==> flow/design.v <==
module FE_STAGE(
  input clk,
  input reset,
  input [1-1:0] from_DE_to_FE,
  input [(1 + 1 + 1 + 32 + 32 )-1:0] from_AGEX_to_FE,   
  input [4-1:0] from_MEM_to_FE,   
  input [4-1:0] from_WB_to_FE, 
  output [16-2-1:0] imem_addr,
  input  [32-1:0] imem_data,
  output[(32+32+32+4)-1:0] FE_latch_out
);
  reg [(32+32+32+4)-1:0] FE_latch;   
  reg [32-1:0] PC_FE_latch;  
  wire [32-1:0] inst_FE;   
  wire [32-1:0] pcplus_FE;   
  wire stall_pipe;  
  wire [(32+32+32+4)-1:0] FE_latch_contents; 
  wire from_AGEX_is_br;
  wire from_AGEX_is_jmp;
  wire from_AGEX_br_cond;
  wire [32-1:0] from_AGEX_br_target;
  wire [32-1:0] from_AGEX_jmp_target;
  reg after_branch;  
  wire busy_stall;
  assign imem_addr = PC_FE_latch[16-1:2];
  assign inst_FE = imem_data;
  assign FE_latch_out = FE_latch;
  assign pcplus_FE = PC_FE_latch + 32'd4;
  assign FE_latch_contents = { 
                                inst_FE,
                                PC_FE_latch, 
                                pcplus_FE,
                                4'b1111  
                                };
   assign  {
                              from_AGEX_is_br,
                              from_AGEX_is_jmp,
                              from_AGEX_br_cond,
                              from_AGEX_br_target,
                              from_AGEX_jmp_target
                              } = from_AGEX_to_FE; 
   assign {
            busy_stall
            } = from_DE_to_FE;
  assign stall_pipe = after_branch;
  always @ (posedge clk or posedge reset) begin
    if(reset) begin
      PC_FE_latch <= 32'h100;
      after_branch <= 0;
      end
    else if(!stall_pipe) begin
            if (((inst_FE[31:28] == 4'b0010) || (inst_FE[31:28] == 4'b0011)) && !busy_stall)  
                after_branch <= 1;
            if (!busy_stall)
                PC_FE_latch <= pcplus_FE;  
            else
                PC_FE_latch <= PC_FE_latch;  
         end
    else if ((from_AGEX_is_br || from_AGEX_is_jmp)) begin
        if (from_AGEX_is_jmp) begin
            PC_FE_latch <= from_AGEX_jmp_target;
            after_branch <= 0; 
        end   
        else if (from_AGEX_br_cond) begin
            PC_FE_latch <= from_AGEX_br_target;
            after_branch <= 0;  
            end
        else
            PC_FE_latch <= PC_FE_latch;
            if (inst_FE[31:28] == 4'b0010)
                after_branch <= 1;
            else
                after_branch <= 0;  
        end
      else
        PC_FE_latch <= PC_FE_latch;
  end
  always @ (posedge clk or posedge reset) begin
    if(reset) 
        begin 
        FE_latch <= {(32+32+32+4){1'b0}}; 
        end 
     else    
        begin
            if (stall_pipe && !busy_stall && !(inst_FE[31:28] == 4'b0010))
                FE_latch <= {(32+32+32+4){1'b0}};  
            else if (!busy_stall)
                FE_latch <= FE_latch_contents; 
        end  
  end
endmodule
module DE_STAGE(
  input clk,
  input reset,
  input [(32+32+32+4)-1:0] from_FE_latch,
  input [(1 + 1 + 1 + 32 + 32 )-1:0] from_AGEX_to_DE,  
  input [4-1:0] from_MEM_to_DE,     
  input [(1 + 1 + 4 + 32 + 32)-1:0] from_WB_to_DE,  
  output [1-1:0] from_DE_to_FE,   
  output[(32+32+32+6+8+32+32+32 + 1 + 1 + 1 + 1 + 1+ 4 + 8 + 4)-1:0] DE_latch_out
);
  reg [(32+32+32+6+8+32+32+32 + 1 + 1 + 1 + 1 + 1+ 4 + 8 + 4)-1:0] DE_latch;
  reg [32-1:0] regs [(1 << 4)-1:0];
  reg [32-1:0] bb_table;  
  wire [32-1:0] inst_DE; 
  wire [32-1:0] inst_logic;
  wire clear_bubble_reg;
  wire [32-1:0] PC_DE;
  wire [32-1:0] pcplus_DE; 
  wire [6-1:0] op1_DE;
  wire [8-1:0] op2_DE;
  wire [16-1:0] imm_DE;
  wire [4-1:0] rd_DE;
  wire [4-1:0] rs_DE;
  wire [4-1:0] rt_DE;
  wire signed [32-1:0] regval1_DE;
  wire signed [32-1:0] regval2_DE;
  wire signed [32-1:0] sxt_imm_DE;
  wire is_br_DE;
  wire is_jmp_DE;
  wire writes_rt;
  wire rd_mem_DE;
  wire wr_mem_DE;
  wire wr_reg_DE;
  wire [4-1:0] wregno_DE;
  reg [32-1:0] prev_inst;
  reg should_bubble;
  wire busy_stall;
  reg [4-1:0] prev_write;
  reg prev_wr_reg_DE;
  wire[(32+32+32+6+8+32+32+32 + 1 + 1 + 1 + 1 + 1+ 4 + 8 + 4)-1:0] DE_latch_contents; 
  wire[4-1:0] bus_canary_DE; 
  wire from_WB_write;
  wire from_WB_readmem;
  wire [4-1:0] from_WB_regno;
  wire [32-1:0] from_WB_memval;
  wire [32-1:0] from_WB_aluval;
  wire from_AGEX_is_br;
  wire from_AGEX_is_jmp;
  wire from_AGEX_br_cond;
  wire [32-1:0] from_AGEX_br_target;
  wire [32-1:0] from_AGEX_jmp_target;
  assign op1_DE = inst_DE[31:26];   
  assign op2_DE = inst_DE[25:18];
  assign imm_DE = inst_DE[23:8];
  assign rd_DE = inst_DE[11:8];
  assign rs_DE = inst_DE[7:4];
  assign rt_DE = inst_DE[3:0];
  assign regval1_DE = regs[rs_DE];
  assign regval2_DE = regs[rt_DE];
  assign writes_rt = ((op1_DE == 6'b010010) || (inst_DE[31] == 1'b1) || (is_jmp_DE));
  assign is_br_DE = (inst_DE[31:28] == 4'b0010);
  assign is_jmp_DE = (inst_DE[31:28] == 4'b0011);
  assign rd_mem_DE = (op1_DE == 6'b010010);  
  assign wr_reg_DE = (writes_rt || (op1_DE == 6'b000000));
  assign wr_mem_DE = (op1_DE == 6'b011010);  
  assign wregno_DE = (writes_rt) ? rt_DE : rd_DE;
  assign DE_latch_out = DE_latch; 
  SXT mysxt (.IN(imm_DE), .OUT(sxt_imm_DE));
  assign {
            inst_DE,
            PC_DE, 
            pcplus_DE,
            bus_canary_DE 
            }  = from_FE_latch;   
  assign {
    from_WB_write,  
    from_WB_readmem,  
    from_WB_regno,  
    from_WB_memval,  
    from_WB_aluval   
  } = from_WB_to_DE;
  assign {
    from_AGEX_is_br,
    from_AGEX_is_jmp,
    from_AGEX_br_cond,
    from_AGEX_br_target,
    from_AGEX_jmp_target
  } = from_AGEX_to_DE;
  assign from_DE_to_FE = {busy_stall};
  wire busy_rs;
  wire busy_rt;
  assign busy_rs = bb_table[rs_DE];
  assign busy_rt = bb_table[rt_DE];
  assign busy_stall = 0;  
    assign DE_latch_contents = {
                                  inst_DE,                         
                                  PC_DE,
                                  pcplus_DE,
                                  op1_DE,
                                  op2_DE,
                                  regval1_DE,
                                  regval2_DE,
                                  sxt_imm_DE,
                                  is_br_DE,
                                  is_jmp_DE,
                                  rd_mem_DE,
                                  wr_mem_DE,
                                  wr_reg_DE,
                                  wregno_DE,
                                  rs_DE,
                                  rt_DE,
                                   bus_canary_DE 
                                  }; 
  always @ (negedge clk or posedge reset) begin
    if(reset) begin
	  	regs[0] <= {32{1'b0}};
	  	regs[1] <= {32{1'b0}};
	   	regs[2] <= {32{1'b0}};
		  regs[3] <= {32{1'b0}};
	  	regs[4] <= {32{1'b0}};
		  regs[5] <= {32{1'b0}};
		  regs[6] <= {32{1'b0}};
		  regs[7] <= {32{1'b0}};
		  regs[8] <= {32{1'b0}};
		  regs[9] <= {32{1'b0}};
		  regs[10] <= {32{1'b0}};
		  regs[11] <= {32{1'b0}};
		  regs[12] <= {32{1'b0}};
		  regs[13] <= {32{1'b0}};
		  regs[14] <= {32{1'b0}};
		  regs[15] <= {32{1'b0}}; 
		  bb_table <= 0;
     end else begin
        if (from_WB_write) begin
            regs[from_WB_regno] <= (from_WB_readmem) ? from_WB_memval : from_WB_aluval;
            bb_table[from_WB_regno] <= 0;  
        end
        if (prev_wr_reg_DE)
            bb_table[prev_write] <= 1;   
     end
  end
  always @ (posedge clk or posedge reset) begin
    if(reset) begin
      DE_latch <= {(32+32+32+6+8+32+32+32 + 1 + 1 + 1 + 1 + 1+ 4 + 8 + 4){1'b0}};
      should_bubble <= 0;
      prev_write <= 0;
      prev_wr_reg_DE <= 0;
      end
     else begin
     if (busy_stall || should_bubble)
        DE_latch <= {(32+32+32+6+8+32+32+32 + 1 + 1 + 1 + 1 + 1+ 4 + 8 + 4){1'b0}};
     else
        DE_latch <= DE_latch_contents;
      if (!busy_stall) begin
        prev_wr_reg_DE <= wr_reg_DE;
        if (wr_reg_DE)                                        
            prev_write <= wregno_DE;
        end
      else begin
        prev_wr_reg_DE <= 0;
        prev_write <= 0;
        end
      if ((!should_bubble) && (!busy_stall))       
        should_bubble <= (is_br_DE || is_jmp_DE);
      else if ((from_AGEX_is_br || from_AGEX_is_jmp))
        should_bubble <= 0;
     end
  end
endmodule
module SXT(IN, OUT);
  parameter IBITS = 16;
  parameter OBITS = 32;
  input  [IBITS-1:0] IN;
  output [OBITS-1:0] OUT;
  assign OUT = {{(OBITS-IBITS){IN[IBITS-1]}}, IN};
endmodule
module AGEX_STAGE(
  input clk,
  input reset,
  input [4 + 1 + 32-1:0] from_MEM_to_AGEX,    
  input [4 + 1 + 32-1:0] from_WB_to_AGEX,   
  input [(32+32+32+6+8+32+32+32 + 1 + 1 + 1 + 1 + 1+ 4 + 8 + 4)-1:0] from_DE_latch,
  output[(32+32+32 + 32 + 1 + 1 + 1 + 4 + 4)-1:0] AGEX_latch_out,
  output[(1 + 1 + 1 + 32 + 32 )-1:0] from_AGEX_to_FE,
  output[(1 + 1 + 1 + 32 + 32 )-1:0] from_AGEX_to_DE
);
  reg [(32+32+32 + 32 + 1 + 1 + 1 + 4 + 4)-1:0] AGEX_latch; 
  assign AGEX_latch_out = AGEX_latch;
  wire[(32+32+32 + 32 + 1 + 1 + 1 + 4 + 4)-1:0] AGEX_latch_contents; 
  wire [32-1:0]inst_AGEX; 
  wire [32-1:0]PC_AGEX;
  wire [32-1:0]pcplus_AGEX; 
  wire [6-1:0] op1_AGEX;
  wire [8-1:0] op2_AGEX;
  wire [16-1:0] imm_AGEX;
  wire signed [32-1:0] regval1_AGEX;
  wire signed [32-1:0] regval2_AGEX;
  wire signed [32-1:0] sxt_imm_AGEX;
  wire signed [32-1:0] raw1;
  wire signed [32-1:0] raw2;
  wire forward_check1EX;
  wire forward_check2EX;
  wire forward_check1MEM;
  wire forward_check2MEM;
  wire [3:0] ex_dest;
  wire ex_write;
  wire [32-1:0] alu_forward; 
  wire [3:0] memwb_dest;
  wire memwb_write;
  wire [32-1:0] wb_forward;
  wire is_br_AGEX;
  wire is_jmp_AGEX;
  wire rd_mem_AGEX;
  wire wr_mem_AGEX;
  wire wr_reg_AGEX;
  wire [4-1:0] wregno_AGEX;
  reg br_cond_AGEX;
  reg [32-1:0] aluout_AGEX; 
  wire[32-1:0] pctarget_AGEX;
  wire[32-1:0] pctarget_AGEX_JMP; 
  wire[3:0] incoming_reg1;
  wire[3:0] incoming_reg2;
  wire[4-1:0] bus_canary_AGEX; 
  always @ (op1_AGEX or regval1_AGEX or regval2_AGEX) begin
    case (op1_AGEX)
      6'b001000 : br_cond_AGEX = (regval1_AGEX == regval2_AGEX);
      6'b001001 : br_cond_AGEX = (regval1_AGEX < regval2_AGEX);
      6'b001010 : br_cond_AGEX = (regval1_AGEX <= regval2_AGEX);
      6'b001011 : br_cond_AGEX = (regval1_AGEX != regval2_AGEX);
      default : br_cond_AGEX = 1'b0;
    endcase
  end
  always @ (op1_AGEX or op2_AGEX or regval1_AGEX or regval2_AGEX or sxt_imm_AGEX) begin
    if(op1_AGEX == 6'b000000)
      case (op2_AGEX)
			8'b00001000	 : aluout_AGEX = {31'b0, regval1_AGEX == regval2_AGEX};
			8'b00001001	 : aluout_AGEX = {31'b0, regval1_AGEX < regval2_AGEX};
		    8'b00001010  : aluout_AGEX = {31'b0, regval1_AGEX <= regval2_AGEX};
		    8'b00001011  : aluout_AGEX = {31'b0, regval1_AGEX != regval2_AGEX};
		    8'b00100000  : aluout_AGEX = (regval1_AGEX + regval2_AGEX);
		    8'b00100100  : aluout_AGEX = (regval1_AGEX & regval2_AGEX);
		    8'b00100101  : aluout_AGEX = (regval1_AGEX | regval2_AGEX);
		    8'b00100110  : aluout_AGEX = (regval1_AGEX ^ regval2_AGEX);
		    8'b00101000  : aluout_AGEX = (regval1_AGEX - regval2_AGEX);
		    8'b00101100  : aluout_AGEX = (~(regval1_AGEX & regval2_AGEX));
		    8'b00101101  : aluout_AGEX = (~(regval1_AGEX | regval2_AGEX));
		    8'b00101110  : aluout_AGEX = (~(regval1_AGEX ^ regval2_AGEX));
		    8'b00110000  : aluout_AGEX = (regval1_AGEX >> regval2_AGEX);
		    8'b00110001  : aluout_AGEX = (regval1_AGEX << regval2_AGEX);
			default	 : aluout_AGEX = {32{1'b0}};
		endcase
	 else if(op1_AGEX == 6'b010010 || op1_AGEX == 6'b011010 || op1_AGEX == 6'b100000)
		aluout_AGEX = regval1_AGEX + sxt_imm_AGEX;
	 else if(op1_AGEX == 6'b100100)
		aluout_AGEX = regval1_AGEX & sxt_imm_AGEX;
	 else if(op1_AGEX == 6'b100101)
		aluout_AGEX = regval1_AGEX | sxt_imm_AGEX;
	 else if(op1_AGEX == 6'b100110)
		aluout_AGEX = regval1_AGEX ^ sxt_imm_AGEX;
     else if(op1_AGEX == 6'b001100)
        aluout_AGEX = PC_AGEX + 4;  
	 else
		aluout_AGEX = {32{1'b0}};
	 end
    assign pctarget_AGEX = PC_AGEX + 4 + 4 * sxt_imm_AGEX;
    assign pctarget_AGEX_JMP = regval1_AGEX + 4 * sxt_imm_AGEX;
    assign {
      ex_dest,
      ex_write,
      alu_forward
    } = from_MEM_to_AGEX;
    assign {
      memwb_dest,
      memwb_write,
      wb_forward
    } = from_WB_to_AGEX;
    wire[4-1:0] in_destex;
    wire[4-1:0] raw_destex;
    assign in_destex = raw_destex;
    wire forward_checkDESTEX;
    assign forward_check1EX = ((incoming_reg1 == ex_dest) & ex_write);
    assign forward_check2EX = ((incoming_reg2 == ex_dest) & ex_write);
    assign forward_checkDESTEX = (((in_destex == ex_dest) & ex_write) & (op1_AGEX == 6'b010010 || op1_AGEX == 6'b011010 || op1_AGEX == 6'b100000));
    assign forward_check1MEM = (memwb_write & (memwb_dest == incoming_reg1) & (~(ex_dest == incoming_reg1) || (ex_write == 0)));
    assign forward_check2MEM = (memwb_write & (memwb_dest == incoming_reg2) & (~(ex_dest == incoming_reg2) || (ex_write == 0)));
    assign forward_checkDESTMEM = ((memwb_write & (memwb_dest == in_destex) & (~(ex_dest == in_destex) || (ex_write == 0))) & (op1_AGEX == 6'b010010 || op1_AGEX == 6'b011010 || op1_AGEX == 6'b100000));
    assign regval1_AGEX = forward_check1EX ? alu_forward : (forward_check1MEM ? wb_forward : raw1);
    assign regval2_AGEX = forward_check2EX ? alu_forward : (forward_check2MEM ? wb_forward : raw2);
    assign wregno_AGEX = in_destex;
    assign  {
                                  inst_AGEX,
                                  PC_AGEX,
                                  pcplus_AGEX,
                                  op1_AGEX,
                                  op2_AGEX,
                                  raw1,
                                  raw2,
                                  sxt_imm_AGEX,                                
                                  is_br_AGEX,
                                  is_jmp_AGEX,
                                  rd_mem_AGEX,
                                  wr_mem_AGEX,
                                  wr_reg_AGEX,
                                  raw_destex,
                                  incoming_reg1,
                                  incoming_reg2,
                                  bus_canary_AGEX
                                  } = from_DE_latch; 
  assign AGEX_latch_contents = {
                                inst_AGEX,
                                PC_AGEX,
                                aluout_AGEX,
                                regval2_AGEX,
                                rd_mem_AGEX,
                                wr_mem_AGEX,
                                wr_reg_AGEX,
                                wregno_AGEX,
                                bus_canary_AGEX     
                                 }; 
  assign from_AGEX_to_FE = {
                                is_br_AGEX,  
                                is_jmp_AGEX,  
                                br_cond_AGEX,  
                                pctarget_AGEX,  
                                pctarget_AGEX_JMP  
                                 }; 
  assign from_AGEX_to_DE = {
                                is_br_AGEX,  
                                is_jmp_AGEX,  
                                br_cond_AGEX,  
                                pctarget_AGEX,  
                                pctarget_AGEX_JMP  
                                 };
  always @ (posedge clk or posedge reset) begin
    if(reset) begin
      AGEX_latch <= {(32+32+32 + 32 + 1 + 1 + 1 + 4 + 4){1'b0}};
        end 
    else 
        begin
            AGEX_latch <= AGEX_latch_contents ;
        end 
  end
endmodule
module MEM_STAGE(
  input clk,
  input reset,
  input  [3:0] KEY,
  output [16-2-1:0] dmem_addr,
  output [32-1:0] dmem_wdata,
  output dmem_we,
  output dmem_re,
  input  [32-1:0] dmem_rdata,
  input [4-1:0] from_WB_to_MEM,  
  input [(32+32+32 + 32 + 1 + 1 + 1 + 4 + 4)-1:0] from_AGEX_latch, 
  output[(32+32+32 +32 + 32 + 1 + 1 + 4 + 1 + 32 + 32 + 4)-1:0] MEM_latch_out,
  output[4-1:0] from_MEM_to_FE,
  output[4-1:0] from_MEM_to_DE,
  output[4 + 1 + 32-1:0] from_MEM_to_AGEX
);
  reg [(32+32+32 +32 + 32 + 1 + 1 + 4 + 1 + 32 + 32 + 4)-1:0] MEM_latch; 
  wire[(32+32+32 +32 + 32 + 1 + 1 + 4 + 1 + 32 + 32 + 4)-1:0] MEM_latch_contents; 
  wire [32-1:0] rd_val_MEM; 
  wire [32-1:0] memaddr_MEM; 
  wire [32-1:0] inst_MEM; 
  wire [32-1:0] PC_MEM;
  wire [32-1:0] aluout_MEM; 
  wire [32-1:0] regval2_MEM;
  wire rd_mem_MEM;
  wire wr_mem_MEM;
  wire wr_reg_MEM;
  wire [4-1:0] wregno_MEM;
  wire [32-1:0 ] regval_MEM;  
   wire [4-1:0] bus_canary_MEM;
  assign rd_val_MEM = (memaddr_MEM == 32'hFFFFF080) ? {{(32-4){1'b0}}, ~KEY} :
  								dmem_rdata;
  assign dmem_addr = memaddr_MEM[16-1:2];
  assign dmem_wdata = regval2_MEM;
  assign dmem_we = wr_mem_MEM;
  assign dmem_re = rd_mem_MEM;
   assign MEM_latch_out = MEM_latch; 
   assign memaddr_MEM = aluout_MEM;
   assign regval_MEM = 0;
   assign {
                                inst_MEM,
                                PC_MEM,
                                aluout_MEM,
                                regval2_MEM,
                                rd_mem_MEM,
                                wr_mem_MEM,
                                wr_reg_MEM,
                                wregno_MEM,
                                 bus_canary_MEM
                                 } = from_AGEX_latch;  
   assign MEM_latch_contents = {
                                inst_MEM,
                                PC_MEM,
                                memaddr_MEM,
                                regval_MEM,
                                regval2_MEM, 
                                wr_mem_MEM,
                                wr_reg_MEM,
                                wregno_MEM,
                                rd_mem_MEM,  
                                rd_val_MEM,  
                                aluout_MEM,  
                              bus_canary_MEM                   
   };
   assign from_MEM_to_AGEX = {
                                wregno_MEM,
                                wr_reg_MEM,
                                aluout_MEM
   };
  always @ (posedge clk or posedge reset) begin
    if(reset) begin
        MEM_latch <= {(32+32+32 +32 + 32 + 1 + 1 + 4 + 1 + 32 + 32 + 4){1'b0}}; 
    end
    else 
     begin 
        MEM_latch <= MEM_latch_contents;
     end 
  end
endmodule
module WB_STAGE(
  input clk,
  input reset,  
  input [(32+32+32 +32 + 32 + 1 + 1 + 4 + 1 + 32 + 32 + 4)-1:0] from_MEM_latch,
  output[4-1:0] from_WB_to_FE,
  output[(1 + 1 + 4 + 32 + 32)-1:0] from_WB_to_DE,  
  output[4 + 1 + 32-1:0] from_WB_to_AGEX,
  output[4-1:0] from_WB_to_MEM,
  output [6:0] HEX0,
  output [6:0] HEX1, 
  output [9:0] LEDR 
);
  wire [32-1:0]inst_WB; 
  wire [32-1:0]PC_WB;
  wire [32-1:0] memaddr_WB; 
  wire [32-1:0] regval_WB; 
  wire [32-1:0] regval2_WB;
  wire wr_mem_WB;
  wire wr_reg_WB;
  wire [4-1:0] wregno_WB;
  wire [4-1:0] bus_canary_WB;
  reg [23:0] HEX_out; 
  reg [9:0] LEDR_out; 
  wire rd_mem_WB;
  wire [32-1:0] rd_val_WB;
  wire [32-1:0] aluout_WB;
 always @ (posedge clk or posedge reset) begin
    if(reset)
	   HEX_out <= 24'hFEDEAD;
	 else if(wr_mem_WB && (memaddr_WB == 32'hFFFFF000))
      HEX_out <= regval2_WB[24-1:0];
  end
  assign HEX0 = HEX_out[3:0];  
  assign HEX1 = HEX_out[7:4];
   assign {
                                inst_WB,                        
                                PC_WB,
                                memaddr_WB,
                                regval_WB,
                                regval2_WB,
                                wr_mem_WB,
                                wr_reg_WB,
                                wregno_WB,
                                rd_mem_WB,
                                rd_val_WB, 
                                aluout_WB, 
                                 bus_canary_WB 
                                 } = from_MEM_latch; 
   assign from_WB_to_DE = {
                                wr_reg_WB,  
                                rd_mem_WB,  
                                wregno_WB,  
                                rd_val_WB,  
                                aluout_WB   
   };
   assign from_WB_to_AGEX = {
                                wregno_WB,
                                wr_reg_WB,
                                aluout_WB
   };
   always @ (posedge clk or posedge reset) begin
    if(reset)
	   LEDR_out <= 0;
	 else if(wr_mem_WB && (memaddr_WB == 32'hFFFFF020))
      LEDR_out <= regval2_WB[10-1:0];
  end
  assign LEDR = LEDR_out;
endmodule 
module project3_frame(
  input        CLOCK_50,
  input        RESET_N,
  input  [3:0] KEY,
  output [6:0] HEX0,
  output [6:0] HEX1,
  output [9:0] LEDR,
  output [16-2-1:0] imem_addr,
  input  [32-1:0] imem_data,
  output [16-2-1:0] dmem_addr,
  output [32-1:0] dmem_wdata,
  output dmem_we,
  output dmem_re,
  input  [32-1:0] dmem_rdata
);
 wire clk;
 wire reset; 
  assign clk = CLOCK_50;
  assign reset = !RESET_N;
  wire [(32+32+32+4)-1:0] FE_latch_out; 
  wire [(32+32+32+6+8+32+32+32 + 1 + 1 + 1 + 1 + 1+ 4 + 8 + 4)-1:0] DE_latch_out; 
  wire [(32+32+32 + 32 + 1 + 1 + 1 + 4 + 4)-1:0] AGEX_latch_out; 
  wire [(32+32+32 +32 + 32 + 1 + 1 + 4 + 1 + 32 + 32 + 4)-1:0] MEM_latch_out;
  wire [1-1:0] from_DE_to_FE;
  wire [(1 + 1 + 1 + 32 + 32 )-1:0] from_AGEX_to_FE;
  wire [4-1:0] from_MEM_to_FE;
  wire [4-1:0] from_WB_to_FE;
  wire [(1 + 1 + 1 + 32 + 32 )-1:0] from_AGEX_to_DE;
  wire [4-1:0] from_MEM_to_DE;
  wire [(1 + 1 + 4 + 32 + 32)-1:0] from_WB_to_DE;
  wire [4 + 1 + 32-1:0] from_MEM_to_AGEX;
  wire [4 + 1 + 32-1:0] from_WB_to_AGEX;
  wire [4-1:0] from_WB_to_MEM;
FE_STAGE my_FE_stage(
    .clk(clk), 
    .reset(reset), 
    .from_DE_to_FE(from_DE_to_FE),
    .from_AGEX_to_FE(from_AGEX_to_FE),
    .from_MEM_to_FE(from_MEM_to_FE),
    .from_WB_to_FE(from_WB_to_FE),
    .imem_addr(imem_addr),
    .imem_data(imem_data),
    .FE_latch_out(FE_latch_out)); 
DE_STAGE my_DE_stage(
  .clk(clk),
  .reset(reset),
  .from_FE_latch(FE_latch_out),
  .from_AGEX_to_DE(from_AGEX_to_DE),  
  .from_MEM_to_DE(from_MEM_to_DE),     
  .from_WB_to_DE(from_WB_to_DE), 
  .from_DE_to_FE(from_DE_to_FE),   
  .DE_latch_out(DE_latch_out)
);
AGEX_STAGE my_AGEX_stage(
  .clk(clk),
  .reset(reset),
  .from_MEM_to_AGEX(from_MEM_to_AGEX),    
  .from_WB_to_AGEX(from_WB_to_AGEX),   
  .from_DE_latch(DE_latch_out),
  .AGEX_latch_out(AGEX_latch_out),
  .from_AGEX_to_FE(from_AGEX_to_FE),
  .from_AGEX_to_DE(from_AGEX_to_DE)
);
MEM_STAGE my_MEM_stage(
  .clk(clk),
  .reset(reset),
  .KEY(KEY),
  .dmem_addr(dmem_addr),
  .dmem_wdata(dmem_wdata),
  .dmem_we(dmem_we),
  .dmem_re(dmem_re),
  .dmem_rdata(dmem_rdata),
  .from_WB_to_MEM(from_WB_to_MEM),  
  .from_AGEX_latch(AGEX_latch_out), 
  .MEM_latch_out(MEM_latch_out),
  .from_MEM_to_FE(from_MEM_to_FE),
  .from_MEM_to_DE(from_MEM_to_DE),
  .from_MEM_to_AGEX(from_MEM_to_AGEX)
);     
WB_STAGE my_WB_stage(
  .clk(clk),
  .reset(reset),  
  .from_MEM_latch(MEM_latch_out),
  .from_WB_to_FE(from_WB_to_FE),
  .from_WB_to_DE(from_WB_to_DE),  
  .from_WB_to_AGEX(from_WB_to_AGEX),
  .from_WB_to_MEM(from_WB_to_MEM),
  .HEX0(HEX0),
  .HEX1(HEX1), 
  .LEDR(LEDR) 
);
endmodule
Tool chain data of project3_frame
Tool output for the design above, in the order of the flow.
Lines are those of the file above, counted from 1.
Operators: Yosys type, input widths -> output width; for muxes data width and select width s.
Library cell names are shortened.
{"block": "design", "top": "project3_frame", "clock": "CLOCK_50", "library": "sky130hd", "pvt_corner": "tt_025C_1v80"}

Elaborated design
Yosys after proc, flatten, opt, wreduce and memory -nomap, before mapping. Print and check cells are not counted.
{"block": "word_totals", "word_cells": 209, "reg_bits": 1073, "latchBits": 0, "output_inout_bits": 86, "mem_count": 0, "mem_bits_ro": 0, "in_bits": 70, "clocked_rd_ports_x_width": 0, "mem_bits_rw": 0}
{"block": "op_classes", "n_div": 0, "shifts": 2, "equal": 89, "n_mul": 0, "n_cmp": 2, "n_logic": 19, "reduce_and_logical": 36, "n_mux": 29, "n_addsub": 7}
{"block": "ops", "cell": "$pmux 32 s16", "count": 2}
{"block": "ops", "cell": "$mux 32", "count": 16}
{"block": "ops", "cell": "$pmux 32 s14", "count": 1}
{"block": "ops", "cell": "$mux 195", "count": 1}
{"block": "ops", "cell": "$add 32x32->32", "count": 4}
{"block": "ops", "cell": "$mux 100", "count": 1}
{"block": "ops", "cell": "$eq 32x32->1 const B", "count": 3}
{"block": "ops", "cell": "$not 32->32", "count": 3}
{"block": "ops", "cell": "$eq 4x4->1 const B", "count": 24}
{"block": "ops", "cell": "$eq 8x6->1 const B", "count": 10}
{"block": "ops", "cell": "$add 32x3->32 const B", "count": 2}
{"block": "ops", "cell": "$and 32x32->32", "count": 2}
{"block": "ops", "cell": "$or 32x32->32", "count": 2}
{"block": "ops", "cell": "$xor 32x32->32", "count": 2}
{"block": "ops", "cell": "$eq 4x3->1 const B", "count": 12}
{"block": "ops", "cell": "$eq 4x2->1 const B", "count": 10}
{"block": "ops", "cell": "$reduce_and 2->1", "count": 17}
{"block": "ops", "cell": "$sub 32x32->32", "count": 1}
{"block": "ops", "cell": "$le 32x32->1", "count": 1}
{"block": "ops", "cell": "$lt 32x32->1", "count": 1}
{"block": "ops", "cell": "$eq 32x32->1", "count": 1}
{"block": "ops", "cell": "$ne 32x32->1", "count": 1}
{"block": "ops", "cell": "$shl 32x32->32", "count": 1}
{"block": "ops", "cell": "$shr 32x32->32", "count": 1}
{"block": "ops", "cell": "$eq 8x4->1 const B", "count": 4}
{"block": "ops", "cell": "$eq 6x4->1 const B", "count": 5}
{"block": "ops", "cell": "$eq 4x4->1", "count": 6}
{"block": "ops", "cell": "$eq 6x5->1 const B", "count": 4}
Other operator kinds: 15; their cells: 46.

Logic depth
Depth = most cells in a row (Yosys ltp): at word level without a register or memory, in the mapped netlist without a sequential cell, where the memories' decode and read muxes count.
{"block": "logic_depth", "ltp_word": 12, "ABC_AREA": 1, "mapped_depth": 37, "mapped_depth_nobuf": 35}

Mapped cells and area
The flow's flattened synthesis, as Yosys stat reports it; memories are mapped. The netlist is that of the ABC_AREA named above (0 if unset); the other value can give another one.
Totals and module areas in this step are rounded.
{"block": "by_type", "type": "dfrtn_1", "count": 512, "area_total_um2": 1.28E+04}
{"block": "by_type", "type": "dfrtp_1", "count": 399, "area_total_um2": 9.98E+03}
{"block": "by_type", "type": "nand2_1", "count": 1588, "area_total_um2": 5.96E+03}
{"block": "by_type", "type": "inv_1", "count": 1086, "area_total_um2": 4076.41}
{"block": "by_type", "type": "o21ai_0", "count": 810, "area_total_um2": 4.05E+03}
{"block": "by_type", "type": "o22ai_1", "count": 437, "area_total_um2": 2.73E+03}
{"block": "by_type", "type": "ha_1", "count": 206, "area_total_um2": 2.58E+03}
{"block": "by_type", "type": "nor2_1", "count": 588, "area_total_um2": 2.21E+03}
{"block": "by_type", "type": "nand3_1", "count": 324, "area_total_um2": 1.62E+03}
{"block": "by_type", "type": "a21oi_1", "count": 288, "area_total_um2": 1.44E+03}
{"block": "by_type", "type": "clkbuf_1", "count": 334, "area_total_um2": 1.25E+03}
{"block": "by_type", "type": "mux2_2", "count": 60, "area_total_um2": 675.648}
{"block": "by_type", "type": "xor2_1", "count": 67, "area_total_um2": 586.813}
{"block": "by_type", "type": "nor4_1", "count": 88, "area_total_um2": 550.528}
{"block": "by_type", "type": "a221oi_1", "count": 61, "area_total_um2": 534.262}
{"block": "by_type", "type": "buf_4", "count": 71, "area_total_um2": 533.011}
{"block": "by_type", "type": "a31oi_1", "count": 83, "area_total_um2": 519.248}
{"block": "by_type", "type": "a2111oi_0", "count": 45, "area_total_um2": 394.128}
Other cell types: 53; their cells: 600.
{"block": "synth_totals", "ffs": 917, "synth_area_um2": 56930, "cells": 7647, "seq_area_um2": 22950, "n_buf": 478}

Wiki page: project3_frame / flow data

project3_frame through Yosys and OpenROAD on sky130hd: 2 stored runs, unordered, with their settings and measured results. The constraints put input and output delay at 20% of the set period each and load the outputs with 0.01 pF.
By "power.total_uw" is meant OpenSTA's value without simulated activity: inputs other than the clock are taken to toggle once in ten clock periods, and the tool carries that through the logic.
Results are given in rounded form.

Record 1
==> flow/run.sh <==
#!/bin/bash
# the make line also repeats the synthesis and layout settings of config.mk as NAME=value (left out here)
make -C /OpenROAD-flow-scripts/flow DESIGN_CONFIG=/design/flow/config.mk WORK_HOME=/design/flow/orfs CLKGATE_MAP_FILE= finish
==> flow/config.mk <==
export PLATFORM = sky130hd
export DESIGN_NAME = project3_frame
export DESIGN_NICKNAME = project3_frame
export VERILOG_FILES = /design/flow/design.v
export SDC_FILE = /design/flow/constraint.sdc
export NUM_CORES = 4
export LEC_CHECK = 0
export ABC_AREA = 1
export CAP_MARGIN = 15
export CELL_PAD_IN_SITES_DETAIL_PLACEMENT = 2
export CORE_MARGIN = 2
export CORE_UTILIZATION = 35
export CTS_CLUSTER_DIAMETER = 151
export CTS_CLUSTER_SIZE = 37
export GPL_TIMING_DRIVEN = 0
export HOLD_SLACK_MARGIN = 0.13
export MAX_ROUTING_LAYER = met4
export MIN_ROUTING_LAYER = met1
export PLACE_DENSITY = 0.74
export SLEW_MARGIN = 5
export TNS_END_PERCENT = 60
==> flow/constraint.sdc <==
create_clock -name core_clock -period 7.75 [get_ports {CLOCK_50}]
set_input_delay 1.5500 -clock core_clock [delete_from_list [all_inputs] [get_ports {CLOCK_50}]]
set_output_delay 1.5500 -clock core_clock [all_outputs]
set_load 0.01 [all_outputs]

==> results of record 1, as JSON <==
{
  "outcome": "no final report: routing broke off with ODB-0269"
}

Record 2
==> flow/run.sh <==
#!/bin/bash
# the make line also repeats the synthesis and layout settings of config.mk as NAME=value (left out here)
make -C /OpenROAD-flow-scripts/flow DESIGN_CONFIG=/design/flow/config.mk WORK_HOME=/design/flow/orfs CLKGATE_MAP_FILE= finish
==> flow/config.mk <==
export PLATFORM = sky130hd
export DESIGN_NAME = project3_frame
export DESIGN_NICKNAME = project3_frame
export VERILOG_FILES = /design/flow/design.v
export SDC_FILE = /design/flow/constraint.sdc
export NUM_CORES = 4
export LEC_CHECK = 0
export CAP_MARGIN = 20
export CORE_MARGIN = 2
export CORE_UTILIZATION = 55
export SLEW_MARGIN = 20
==> flow/constraint.sdc <==
create_clock -name core_clock -period 6.98 [get_ports {CLOCK_50}]
set_input_delay 1.3960 -clock core_clock [delete_from_list [all_inputs] [get_ports {CLOCK_50}]]
set_output_delay 1.3960 -clock core_clock [all_outputs]
set_load 0.01 [all_outputs]

==> results of record 2, as JSON <==
{
  "power.total_uw": 31570,
  "tns_ps": 0,
  "final_die_area_um2": 102700,
  "fin_hold_ws_ps": 352,
  "final_util_pct": 61.5,
  "post_route_stdcell_area_um2": 61360,
  "synthArea_um2": 55060,
  "ws_setup_ps": 796
}
